==> flow/design.v <==
`timescale 1ns / 1ps
module mult_gen_0(
    CLK,
    A,
    B,
    P
);
input              CLK;
input      [7:0]   A;
input      [7:0]   B;
output     [7:0]   P;
reg [7:0]  a_reg;
reg [7:0]  b_reg;
reg [7:0]  p_reg0;
reg [7:0]  p_reg1;
assign P = p_reg1;
always @(posedge CLK) begin
    a_reg  <= A;
    b_reg  <= B;
    p_reg0 <= a_reg * b_reg;
    p_reg1 <= p_reg0;
end
endmodule
`timescale 1ns / 1ps
module pe(
clk, 
rst,
in_data, 
in_weight, 
in_psum,
in_data_update, 
in_weight_update, 
in_psum_update,
out_psum, 
out_psum_vld
    );
parameter WIDTH             = 8;
parameter PIPELINE_STAGE    = 3;
input                               clk;
input                               rst;
input   [WIDTH - 1 : 0]             in_data;
input   [WIDTH - 1 : 0]             in_weight;
input   [WIDTH - 1 : 0]         in_psum;
input                               in_data_update;
input                               in_weight_update;
input                               in_psum_update;
output  [WIDTH - 1 : 0]         out_psum;
output                              out_psum_vld;
reg     [WIDTH - 1 : 0]             in_data_reg;
reg     [WIDTH - 1 : 0]             in_weight_reg;
reg     [WIDTH - 1 : 0]             in_psum_reg;
wire                                in_update;
wire    [WIDTH - 1 : 0]         out_mult;
reg     [WIDTH - 1 : 0]         in_psum_pipeline        [0 : PIPELINE_STAGE - 1];
reg                                 out_psum_vld_pipeline   [0 : PIPELINE_STAGE];
integer i;
mult_gen_0 mult_unit (
  .CLK(clk),   
  .A(in_data_reg),       
  .B(in_weight_reg),       
  .P(out_mult)       
);
assign in_update = (in_data_update | in_weight_update | in_psum_update);
assign out_psum = in_psum_pipeline[PIPELINE_STAGE-1] + out_mult;
assign out_psum_vld = out_psum_vld_pipeline[PIPELINE_STAGE];
always @(posedge clk) begin
    if(rst) begin
        in_data_reg <= 0;
        in_weight_reg <= 0;
        in_psum_reg <= 0;
    end
    else begin
        if(in_data_update) begin
            in_data_reg <= in_data;
        end
        if(in_weight_update) begin
            in_weight_reg <= in_weight;
        end
        if(in_psum_update) begin
            in_psum_reg <= in_psum;
        end
    end
end
always @(posedge clk) begin
    if(rst) begin
        for(i = 0; i <= PIPELINE_STAGE; i = i + 1) begin: zero_init_out_psum_vld
            out_psum_vld_pipeline[i] <= 0;
        end 
    end
    else begin
        out_psum_vld_pipeline[0] <= in_update;
        for(i = 0; i < PIPELINE_STAGE; i = i + 1) begin: pipeline_stage_out_psum_vld
            out_psum_vld_pipeline[i+1] <= out_psum_vld_pipeline[i];
        end 
    end
end
always @(posedge clk) begin
    if(rst) begin
        for(i = 0; i <= PIPELINE_STAGE - 1; i = i + 1) begin: zero_init_in_psum
            in_psum_pipeline[i] <= 0;
        end 
    end
    else begin
        in_psum_pipeline[0] <= in_psum_reg;
        for(i = 0; i < PIPELINE_STAGE - 1; i = i + 1) begin: pipeline_stage_in_psum
            in_psum_pipeline[i+1] <= in_psum_pipeline[i];
        end 
    end
end
endmodule
`timescale 1ns / 1ps
module pmul(
clk,rst,
in_update,
in_data2,
in_data1,
in_data0,
in_weight2,
in_weight1,
in_weight0,
psum,
psum_vld
    );
    parameter WIDTH = 8;
    input clk;
    input rst;
    input [WIDTH-1:0] in_data2;
    input [WIDTH-1:0] in_data1;
    input [WIDTH-1:0] in_data0;
    input [WIDTH-1:0] in_weight2;
    input [WIDTH-1:0] in_weight1;
    input [WIDTH-1:0] in_weight0;
    input wire        in_update;
    output [WIDTH-1:0]psum;
    output            psum_vld;
    wire [2:0] out_psum_vld;
    wire [WIDTH-1:0] out_psum [0:2];
    assign psum = out_psum[2] + out_psum[1] + out_psum[0];
    assign psum_vld = (out_psum_vld == 3'b111);
    pe pe2( .clk(clk), .rst(rst), 
            .in_data(in_data2), .in_weight(in_weight2), .in_psum(0), 
            .in_data_update(in_update), .in_weight_update(in_update), .in_psum_update(in_update), 
            .out_psum(out_psum[2]), .out_psum_vld(out_psum_vld[2]));
    pe pe1( .clk(clk), .rst(rst), 
            .in_data(in_data1), .in_weight(in_weight1), .in_psum(0), 
            .in_data_update(in_update), .in_weight_update(in_update), .in_psum_update(in_update), 
            .out_psum(out_psum[1]), .out_psum_vld(out_psum_vld[1]));
    pe pe0( .clk(clk), .rst(rst), 
            .in_data(in_data0), .in_weight(in_weight0), .in_psum(0), 
            .in_data_update(in_update), .in_weight_update(in_update), .in_psum_update(in_update), 
            .out_psum(out_psum[0]), .out_psum_vld(out_psum_vld[0]));
endmodule
`timescale 1ns / 1ps
module pcore(
    clk,rst,
    in_update,  
    activate2,
    activate1,
    activate0,
    weight2,
    weight1,
    weight0,
    out_psum,
    out_psum_vld
    );
    parameter WIDTH = 8;
    input wire                      clk,rst,in_update;
    input  wire [3*WIDTH-1:0]       activate2;
    input  wire [3*WIDTH-1:0]       activate1;
    input  wire [3*WIDTH-1:0]       activate0;
    input  wire [3*WIDTH-1:0]       weight2;
    input  wire [3*WIDTH-1:0]       weight1;
    input  wire [3*WIDTH-1:0]       weight0;
    output wire [WIDTH-1:0]         out_psum;
    output wire                     out_psum_vld;
    wire        [WIDTH-1:0]         psum[0:2];
    wire        [2:0]               psum_vld;
    assign out_psum = psum[2] + psum[1] + psum[0];
    assign out_psum_vld = psum_vld[2] & psum_vld[1] & psum_vld[0];
    pmul #(.WIDTH(WIDTH))p2(.clk(clk), .rst(rst), 
         .in_update(in_update), 
         .in_data2(activate2[3*WIDTH-1:2*WIDTH]), .in_data1(activate2[2*WIDTH-1:1*WIDTH]), .in_data0(activate2[1*WIDTH-1:0]), 
         .in_weight2(weight2[3*WIDTH-1:2*WIDTH]), .in_weight1(weight2[2*WIDTH-1:1*WIDTH]), .in_weight0(weight2[1*WIDTH-1:0]), 
         .psum(psum[2]), .psum_vld(psum_vld[2]));
    pmul #(.WIDTH(WIDTH))p1(.clk(clk), .rst(rst), 
         .in_update(in_update), 
         .in_data2(activate1[3*WIDTH-1:2*WIDTH]), .in_data1(activate1[2*WIDTH-1:1*WIDTH]), .in_data0(activate1[1*WIDTH-1:0]), 
         .in_weight2(weight1[3*WIDTH-1:2*WIDTH]), .in_weight1(weight1[2*WIDTH-1:1*WIDTH]), .in_weight0(weight1[1*WIDTH-1:0]), 
         .psum(psum[1]), .psum_vld(psum_vld[1]));
    pmul #(.WIDTH(WIDTH))p0(.clk(clk), .rst(rst), 
         .in_update(in_update), 
         .in_data2(activate0[3*WIDTH-1:2*WIDTH]), .in_data1(activate0[2*WIDTH-1:1*WIDTH]), .in_data0(activate0[1*WIDTH-1:0]), 
         .in_weight2(weight0[3*WIDTH-1:2*WIDTH]), .in_weight1(weight0[2*WIDTH-1:1*WIDTH]), .in_weight0(weight0[1*WIDTH-1:0]), 
         .psum(psum[0]), .psum_vld(psum_vld[0]));
endmodule
`timescale 1ns / 1ps
module computing_core(
clk,rst,
load_done,
activate0,
activate1,
activate2,
weight0,
weight1,
weight2,
weight3,
out_psum0,
out_psum1,
out_psum2,
out_psum3,
out_psum_vld
    );
    parameter WIDTH = 8;
    input  wire                 clk,rst,load_done;
    input  wire  [9*WIDTH-1:0]   weight0,weight1,weight2,weight3;
    input  wire [3*WIDTH-1:0]   activate0;
    input  wire [3*WIDTH-1:0]   activate1;
    input  wire [3*WIDTH-1:0]   activate2;
    output wire [WIDTH-1:0]     out_psum0;
    output wire [WIDTH-1:0]     out_psum1;
    output wire [WIDTH-1:0]     out_psum2;
    output wire [WIDTH-1:0]     out_psum3;
    output wire                 out_psum_vld;
    wire [3:0]      psum_vld;
    assign out_psum_vld = psum_vld[0] & psum_vld[1] & psum_vld[2] & psum_vld[3];
    pcore #(.WIDTH(WIDTH))p0(.clk(clk), .rst(rst), .in_update(load_done),
            .activate2(activate0),
            .activate1(activate1),
            .activate0(activate2),
            .weight2({weight0[64+:8], weight0[56+:8], weight0[48+:8]}),
            .weight1({weight0[40+:8], weight0[32+:8], weight0[24+:8]}),
            .weight0({weight0[16+:8], weight0[8+:8],  weight0[0+:8]}),
            .out_psum(out_psum0), .out_psum_vld(psum_vld[0]));
    pcore #(.WIDTH(WIDTH))p1(.clk(clk), .rst(rst), .in_update(load_done),
            .activate2(activate0),
            .activate1(activate1),
            .activate0(activate2),
            .weight2({weight1[64+:8], weight1[56+:8], weight1[48+:8]}),
            .weight1({weight1[40+:8], weight1[32+:8], weight1[24+:8]}),
            .weight0({weight1[16+:8], weight1[8+:8] , weight1[0+:8]}),
            .out_psum(out_psum1), .out_psum_vld(psum_vld[1]));
    pcore #(.WIDTH(WIDTH))p2(.clk(clk), .rst(rst), .in_update(load_done),
            .activate2(activate0),
            .activate1(activate1),
            .activate0(activate2),
            .weight2({weight2[64+:8], weight2[56+:8], weight2[48+:8]}),
            .weight1({weight2[40+:8], weight2[32+:8], weight2[24+:8]}),
            .weight0({weight2[16+:8], weight2[8+:8] , weight2[0+:8]}),
            .out_psum(out_psum2), .out_psum_vld(psum_vld[2]));
    pcore #(.WIDTH(WIDTH))p3(.clk(clk), .rst(rst), .in_update(load_done),
            .activate2(activate0),
            .activate1(activate1),
            .activate0(activate2),
            .weight2({weight3[64+:8], weight3[56+:8], weight3[48+:8]}),
            .weight1({weight3[40+:8], weight3[32+:8], weight3[24+:8]}),
            .weight0({weight3[16+:8], weight3[8+:8] , weight3[0+:8]}),
            .out_psum(out_psum3), .out_psum_vld(psum_vld[3]));
endmodule
Hand-over note for computing_core

Reports on computing_core
Module computing_core before and after one edit of its RTL, step after step.
"before" refers to lines of the RTL above, "after" to lines of the edited file.
"difference" is "after" less "before", of the values as shown; "relative change" is that difference over "before", in percent.
The mark -- stands for no value.
- top module: computing_core
- clock input: clk
- cell library: sky130hd
- library corner: tt_025C_1v80

The edit
Unified diff, file above to edited file.
A script made this edit. It changes what the design does and was not meant as an optimisation.
begin of diff
@@ -19,6 +19,6 @@
     b_reg  <= B;
     p_reg0 <= a_reg * b_reg;
-    p_reg1 <= p_reg0;
-end
+end
+always @(*) p_reg1 = p_reg0;
 endmodule
 `timescale 1ns / 1ps
end of diff

Elaborated design
Yosys after proc, flatten, opt, wreduce and memory -nomap, before mapping. Enables and synchronous resets that opt folds into registers are not counted as muxes. Print and check cells are not counted. Equal cells are merged and count once.
- operators by class (element ; before ; after ; difference ; relative change (%)):
    multipliers ; 36 ; 36 ; 0 ; 0.00
    equal/unequal tests ; 1 ; 1 ; 0 ; 0.00
    add/sub/neg operators ; 32 ; 32 ; 0 ; 0.00
Unchanged operator kinds not shown: 3.
- word-level totals (element ; before ; after ; difference ; relative change (%)):
    output and inout port bits ; 33 ; 33 ; 0 ; 0.00
    bits of input ports ; 363 ; 363 ; 0 ; 0.00
    register bits after elaboration ; 1300 ; 1012 ; -288 ; -22.15
    word-level cells ; 235 ; 199 ; -36 ; -15.32

Depth
Depth = most cells in a row (Yosys ltp): at word level without a register or memory, in the mapped netlist without a sequential cell, where the memories' decode and read muxes count.
- depth (element ; before ; after ; difference ; relative change (%)):
    depth in word-level cells ; 4 ; 4 ; 0 ; 0.00
    ABC_AREA ; 0 ; 0 ; -- ; --
    depth in mapped cells ; 16 ; 16 ; 0 ; 0.00

Mapped cells and area
The flow's flattened synthesis, as Yosys stat reports it; memories are mapped. The netlist is that of the ABC_AREA named above (0 if unset); the other value can give another one.
- cell types (cell type ; before ; after ; difference ; relative change (%)):
    sky130_fd_sc_hd__dfxtp_1 ; 1300 ; 1012 ; -288 ; -22.15
    sky130_fd_sc_hd__inv_1 ; 1029 ; 1054 ; +25 ; +2.43
    sky130_fd_sc_hd__and2_1 ; 810 ; 798 ; -12 ; -1.48
    sky130_fd_sc_hd__nand2_1 ; 480 ; 488 ; +8 ; +1.67
    sky130_fd_sc_hd__xor2_1 ; 64 ; 59 ; -5 ; -7.81
    sky130_fd_sc_hd__xnor2_1 ; 581 ; 584 ; +3 ; +0.52
    sky130_fd_sc_hd__buf_4 ; 40 ; 43 ; +3 ; +7.50
    sky130_fd_sc_hd__nor2_1 ; 364 ; 362 ; -2 ; -0.55
    sky130_fd_sc_hd__xnor2_2 ; 7 ; 9 ; +2 ; +28.57
    sky130_fd_sc_hd__nand2_2 ; 6 ; 8 ; +2 ; +33.33
    sky130_fd_sc_hd__buf_6 ; 4 ; 2 ; -2 ; -50.00
    sky130_fd_sc_hd__and2_2 ; 0 ; 2 ; +2 ; --
    sky130_fd_sc_hd__clkbuf_1 ; 121 ; 120 ; -1 ; -0.83
    sky130_fd_sc_hd__a21o_1 ; 78 ; 79 ; +1 ; +1.28
    sky130_fd_sc_hd__buf_1 ; 0 ; 1 ; +1 ; --
Unchanged cell types not shown: 7.
- synthesis totals (element ; before ; after ; difference ; relative change (%)):
    cells in the netlist ; 6579 ; 6316 ; -263 ; -4.00
    sequential area (um^2) ; 26025.0 ; 20259.4 ; -5765.6 ; -22.15
    flip-flops ; 1300 ; 1012 ; -288 ; -22.15
    synthesis area (um^2) ; 69361.5 ; 63687.3 ; -5674.2 ; -8.18
    buffer cells ; 188 ; 189 ; +1 ; +0.53
The figures by module come from a second, unflattened synthesis with its own total; it is not the netlist above.
- unflattened totals (element ; before ; after ; difference ; relative change (%)):
    cells (unflattened synthesis) ; 11997 ; 11709 ; -288 ; -2.40
    area total of the unflattened synthesis (um^2) ; 130163.6 ; 124398.1 ; -5765.5 ; -4.43
Each row is one instance without its submodules.
- by module, before (module ; cells ; seq. area (um^2) ; area (um^2) ; times used):
    pe ; 178 ; 1041.0 ; 1893.1 ; 36
    mult_gen_0 ; 134 ; 640.6 ; 1526.5 ; 36
    pmul #(WIDTH=8) ; 48 ; 0.0 ; 441.7 ; 12
    pcore #(WIDTH=8) ; 47 ; 0.0 ; 437.9 ; 4
    computing_core ; 1 ; 0.0 ; 8.8 ; 1
- by module, after (module ; cells ; seq. area (um^2) ; area (um^2) ; times used):
    pe ; 178 ; 1041.0 ; 1893.1 ; 36
    mult_gen_0 ; 126 ; 480.5 ; 1366.3 ; 36
    pmul #(WIDTH=8) ; 48 ; 0.0 ; 441.7 ; 12
    pcore #(WIDTH=8) ; 47 ; 0.0 ; 437.9 ; 4
    computing_core ; 1 ; 0.0 ; 8.8 ; 1

Timing after synthesis
OpenSTA on the mapped netlist: ideal clock, no wires. The path of least setup slack (recovery checks aside). Input and output delay are each 20% of the period. Register names are those of the netlist, which keeps one name where synthesis merged equal registers.
- timing post-synthesis (element ; before ; after ; difference ; relative change (%)):
    path type ; register -> output ; register -> output ; -- ; --
    start ; register p3.p2.pe0.mult_unit.p_reg1[2] ; register p3.p0.pe0.mult_unit.p_reg0[3] ; -- ; --
    end ; output port out_psum3[6] ; output port out_psum3[7] ; -- ; --
    path buffers ; 0 ; 0 ; 0 ; --
    launch time at the first pin (ns) ; 0.000 ; 0.000 ; 0.000 ; --
    setup slack (ns) ; 1.715 ; 1.597 ; -0.118 ; --
    period (ns) ; 6.5 ; 6.5 ; 0.0 ; 0.00
    path delay (ns) ; 3.485 ; 3.603 ; +0.118 ; +3.39
    data required time (ns) ; 5.200 ; 5.200 ; 0.000 ; 0.00
    stages ; 13 ; 15 ; +2 ; +15.38
    arrival (ns) ; 3.485 ; 3.603 ; +0.118 ; +3.39
    synthesis period reached (ns) ; 4.785 ; 4.903 ; +0.118 ; +2.47
"path delay" = arrival - input delay + setup time.
At an output port there is no setup time.
"stages": output pins that drive a net of the path, with the launching flip-flop's if there is one; two outputs of one cell count as two.
"synthesis period reached" is the clock period less the worst setup slack; recovery checks do not enter. This is arithmetic on one report: input and output delays are still those of the set period (20% each).
Between the ends stands the longest chain of elaborated cells between them, by number of cells; it is not shown to be the way that was timed. Of several equally long chains one is given.
Each line given opens the expression or statement behind the cell; cells for indexed reads and writes are added by Yosys, which also makes memories of some case tables.
Between the ends, post-synthesis, before:
- path through: sky130_fd_sc_hd__dfxtp_1 sky130_fd_sc_hd__fa_1 sky130_fd_sc_hd__fa_1 sky130_fd_sc_hd__fa_1 sky130_fd_sc_hd__inv_1 sky130_fd_sc_hd__fa_1 sky130_fd_sc_hd__inv_1 sky130_fd_sc_hd__ha_1 sky130_fd_sc_hd__fa_1 sky130_fd_sc_hd__a21oi_1 sky130_fd_sc_hd__nor2_1 sky130_fd_sc_hd__nor2_1 sky130_fd_sc_hd__xnor2_1
- noted length of the longest elaborated chain: 3
- ends and longest elaborated chain, post-synthesis, before (element ; line ; source):
    start: declaration ; 15 ; reg [7:0]  p_reg1;
    start: assignment ; 21 ; p_reg1 <= p_reg0;
    adder 8 bit ; 138 ; assign psum = out_psum[2] + out_psum[1] + out_psum[0];
    adder 8 bit (2 in a row) ; 178 ; assign out_psum = psum[2] + psum[1] + psum[0];
    end: declaration ; 222 ; output wire [WIDTH-1:0]     out_psum3;
Between the ends, post-synthesis, after:
- path through: sky130_fd_sc_hd__dfxtp_1 sky130_fd_sc_hd__inv_1 sky130_fd_sc_hd__fa_1 sky130_fd_sc_hd__inv_1 sky130_fd_sc_hd__fa_1 sky130_fd_sc_hd__fa_1 sky130_fd_sc_hd__inv_1 sky130_fd_sc_hd__fa_1 sky130_fd_sc_hd__inv_1 sky130_fd_sc_hd__ha_1 sky130_fd_sc_hd__a21o_1 sky130_fd_sc_hd__a21oi_1 sky130_fd_sc_hd__o21bai_1 sky130_fd_sc_hd__a21oi_1 sky130_fd_sc_hd__xnor2_1
- noted length of the longest elaborated chain: 2
- ends and longest elaborated chain, post-synthesis, after (element ; line ; source):
    start: declaration ; 14 ; reg [7:0]  p_reg0;
    start: assignment ; 20 ; p_reg0 <= a_reg * b_reg;
    adder 8 bit ; 138 ; assign psum = out_psum[2] + out_psum[1] + out_psum[0];
    adder 8 bit ; 178 ; assign out_psum = psum[2] + psum[1] + psum[0];
    end: declaration ; 222 ; output wire [WIDTH-1:0]     out_psum3;

Timing after layout
From the final timing report of each run of pair 1: the path of least setup slack in the routed layout; clock arrival at registers is part of the times.
- timing after layout (element ; before ; after ; difference ; relative change (%)):
    path type ; register -> output ; register -> output ; -- ; --
    start ; register p2.p0.pe0.mult_unit.p_reg1[2] ; register p2.p0.pe0.mult_unit.p_reg0[2] ; -- ; --
    end ; output port out_psum2[4] ; output port out_psum2[6] ; -- ; --
    path buffers ; 1 ; 1 ; 0 ; 0.00
    launch time at the first pin (ns) ; 0.77 ; 0.74 ; -0.03 ; -3.90
    stages ; 14 ; 17 ; +3 ; +21.43
    data required time (ns) ; 5.20 ; 5.20 ; 0.00 ; 0.00
    arrival (ns) ; 4.93 ; 4.98 ; +0.05 ; +1.01
    setup slack (ns) ; 0.27 ; 0.22 ; -0.05 ; --
    period (ns) ; 6.5 ; 6.5 ; 0.0 ; 0.00
Between the ends stands the longest chain of elaborated cells between them, by number of cells; it is not shown to be the way that was timed. Of several equally long chains one is given.
Between the ends, after layout, before:
- path through: sky130_fd_sc_hd__dfxtp_1 sky130_fd_sc_hd__inv_1 sky130_fd_sc_hd__fa_1 sky130_fd_sc_hd__inv_1 sky130_fd_sc_hd__fa_1 sky130_fd_sc_hd__fa_1 sky130_fd_sc_hd__inv_1 sky130_fd_sc_hd__fa_1 sky130_fd_sc_hd__inv_1 sky130_fd_sc_hd__ha_1 sky130_fd_sc_hd__inv_1 sky130_fd_sc_hd__fa_1 sky130_fd_sc_hd__xnor2_1 sky130_fd_sc_hd__clkdlybuf4s50_1
- noted length of the longest elaborated chain: 2
- ends and longest elaborated chain, after layout, before (element ; line ; source):
    start: declaration ; 15 ; reg [7:0]  p_reg1;
    start: assignment ; 21 ; p_reg1 <= p_reg0;
    adder 8 bit ; 138 ; assign psum = out_psum[2] + out_psum[1] + out_psum[0];
    adder 8 bit ; 178 ; assign out_psum = psum[2] + psum[1] + psum[0];
    end: declaration ; 221 ; output wire [WIDTH-1:0]     out_psum2;
Between the ends, after layout, after:
- path through: sky130_fd_sc_hd__dfxtp_1 sky130_fd_sc_hd__inv_1 sky130_fd_sc_hd__fa_1 sky130_fd_sc_hd__inv_1 sky130_fd_sc_hd__fa_1 sky130_fd_sc_hd__fa_1 sky130_fd_sc_hd__inv_1 sky130_fd_sc_hd__fa_1 sky130_fd_sc_hd__inv_1 sky130_fd_sc_hd__ha_1 sky130_fd_sc_hd__inv_1 sky130_fd_sc_hd__fa_1 sky130_fd_sc_hd__inv_1 sky130_fd_sc_hd__a21o_1 sky130_fd_sc_hd__a21oi_1 sky130_fd_sc_hd__xnor2_2 sky130_fd_sc_hd__clkdlybuf4s50_1
- noted length of the longest elaborated chain: 2
- ends and longest elaborated chain, after layout, after (element ; line ; source):
    start: declaration ; 14 ; reg [7:0]  p_reg0;
    start: assignment ; 20 ; p_reg0 <= a_reg * b_reg;
    adder 8 bit ; 138 ; assign psum = out_psum[2] + out_psum[1] + out_psum[0];
    adder 8 bit ; 178 ; assign out_psum = psum[2] + psum[1] + psum[0];
    end: declaration ; 221 ; output wire [WIDTH-1:0]     out_psum2;

Layout results
Runs of the flow (Yosys, OpenROAD) on both versions; the two runs of a pair have the same settings. The constraints put input and output delay at 20% of the set period each and load the outputs with 0.01 pF.
Settings, pair 1:
- CORE_UTILIZATION: 40
- period_ns at 6.5
- noted CAP_MARGIN: 20
- CORE_MARGIN: 2
- SLEW_MARGIN at 20
- final reports, pair 1 (element ; before ; after ; difference ; relative change (%)):
    clock period reached (ns) ; 6.229 ; 6.284 ; +0.055 ; +0.88
    final utilization (%) ; 47.0 ; 46.5 ; -0.5 ; --
    cell area after synthesis (um^2) ; 69361.5 ; 63687.3 ; -5674.2 ; -8.18
    worst hold slack (ns) ; 0.312 ; 0.323 ; +0.011 ; --
    smallest setup slack (ns) ; 0.271 ; 0.216 ; -0.055 ; --
    total negative slack on setup checks (ns) ; 0.000 ; 0.000 ; 0.000 ; --
    area of the die (um^2) ; 176749.0 ; 162425.0 ; -14324.0 ; -8.10
    standard-cell area after routing (um^2) ; 80721.2 ; 73553.0 ; -7168.2 ; -8.88
    total power after layout (W) ; 0.022986 ; 0.018985 ; -0.004001 ; -17.41
Settings, pair 2:
- CORE_UTILIZATION: 18
- CTS_CLUSTER_DIAMETER at 110
- GPL_TIMING_DRIVEN: 1
- MAX_ROUTING_LAYER: met4
- MIN_ROUTING_LAYER: met1
- noted PLACE_DENSITY_LB_ADDON: 0.11
- SLEW_MARGIN at 10
- period_ns at 6.45
- noted CAP_MARGIN: 20
- CORE_MARGIN: 2
- final reports, pair 2 (element ; before ; after ; difference ; relative change (%)):
    clock period reached (ns) ; 6.221 ; 6.219 ; -0.002 ; -0.03
    final utilization (%) ; 22.3 ; 22.2 ; -0.1 ; --
    cell area after synthesis (um^2) ; 69361.5 ; 63687.3 ; -5674.2 ; -8.18
    worst hold slack (ns) ; 0.314 ; 0.327 ; +0.013 ; --
    smallest setup slack (ns) ; 0.229 ; 0.231 ; +0.002 ; --
    total negative slack on setup checks (ns) ; 0.000 ; 0.000 ; 0.000 ; --
    area of the die (um^2) ; 390325.0 ; 358591.0 ; -31734.0 ; -8.13
    standard-cell area after routing (um^2) ; 85306.8 ; 78131.2 ; -7175.6 ; -8.41
    total power after layout (W) ; 0.025236 ; 0.021237 ; -0.003999 ; -15.85
"clock period reached" is the run's clock period less its worst setup slack. It is reckoned from that one timing run; input and output delays stay at 20% of the period that was set.
"total power after layout" is the tool's figure for a default switching activity; nothing was simulated.

End of note.
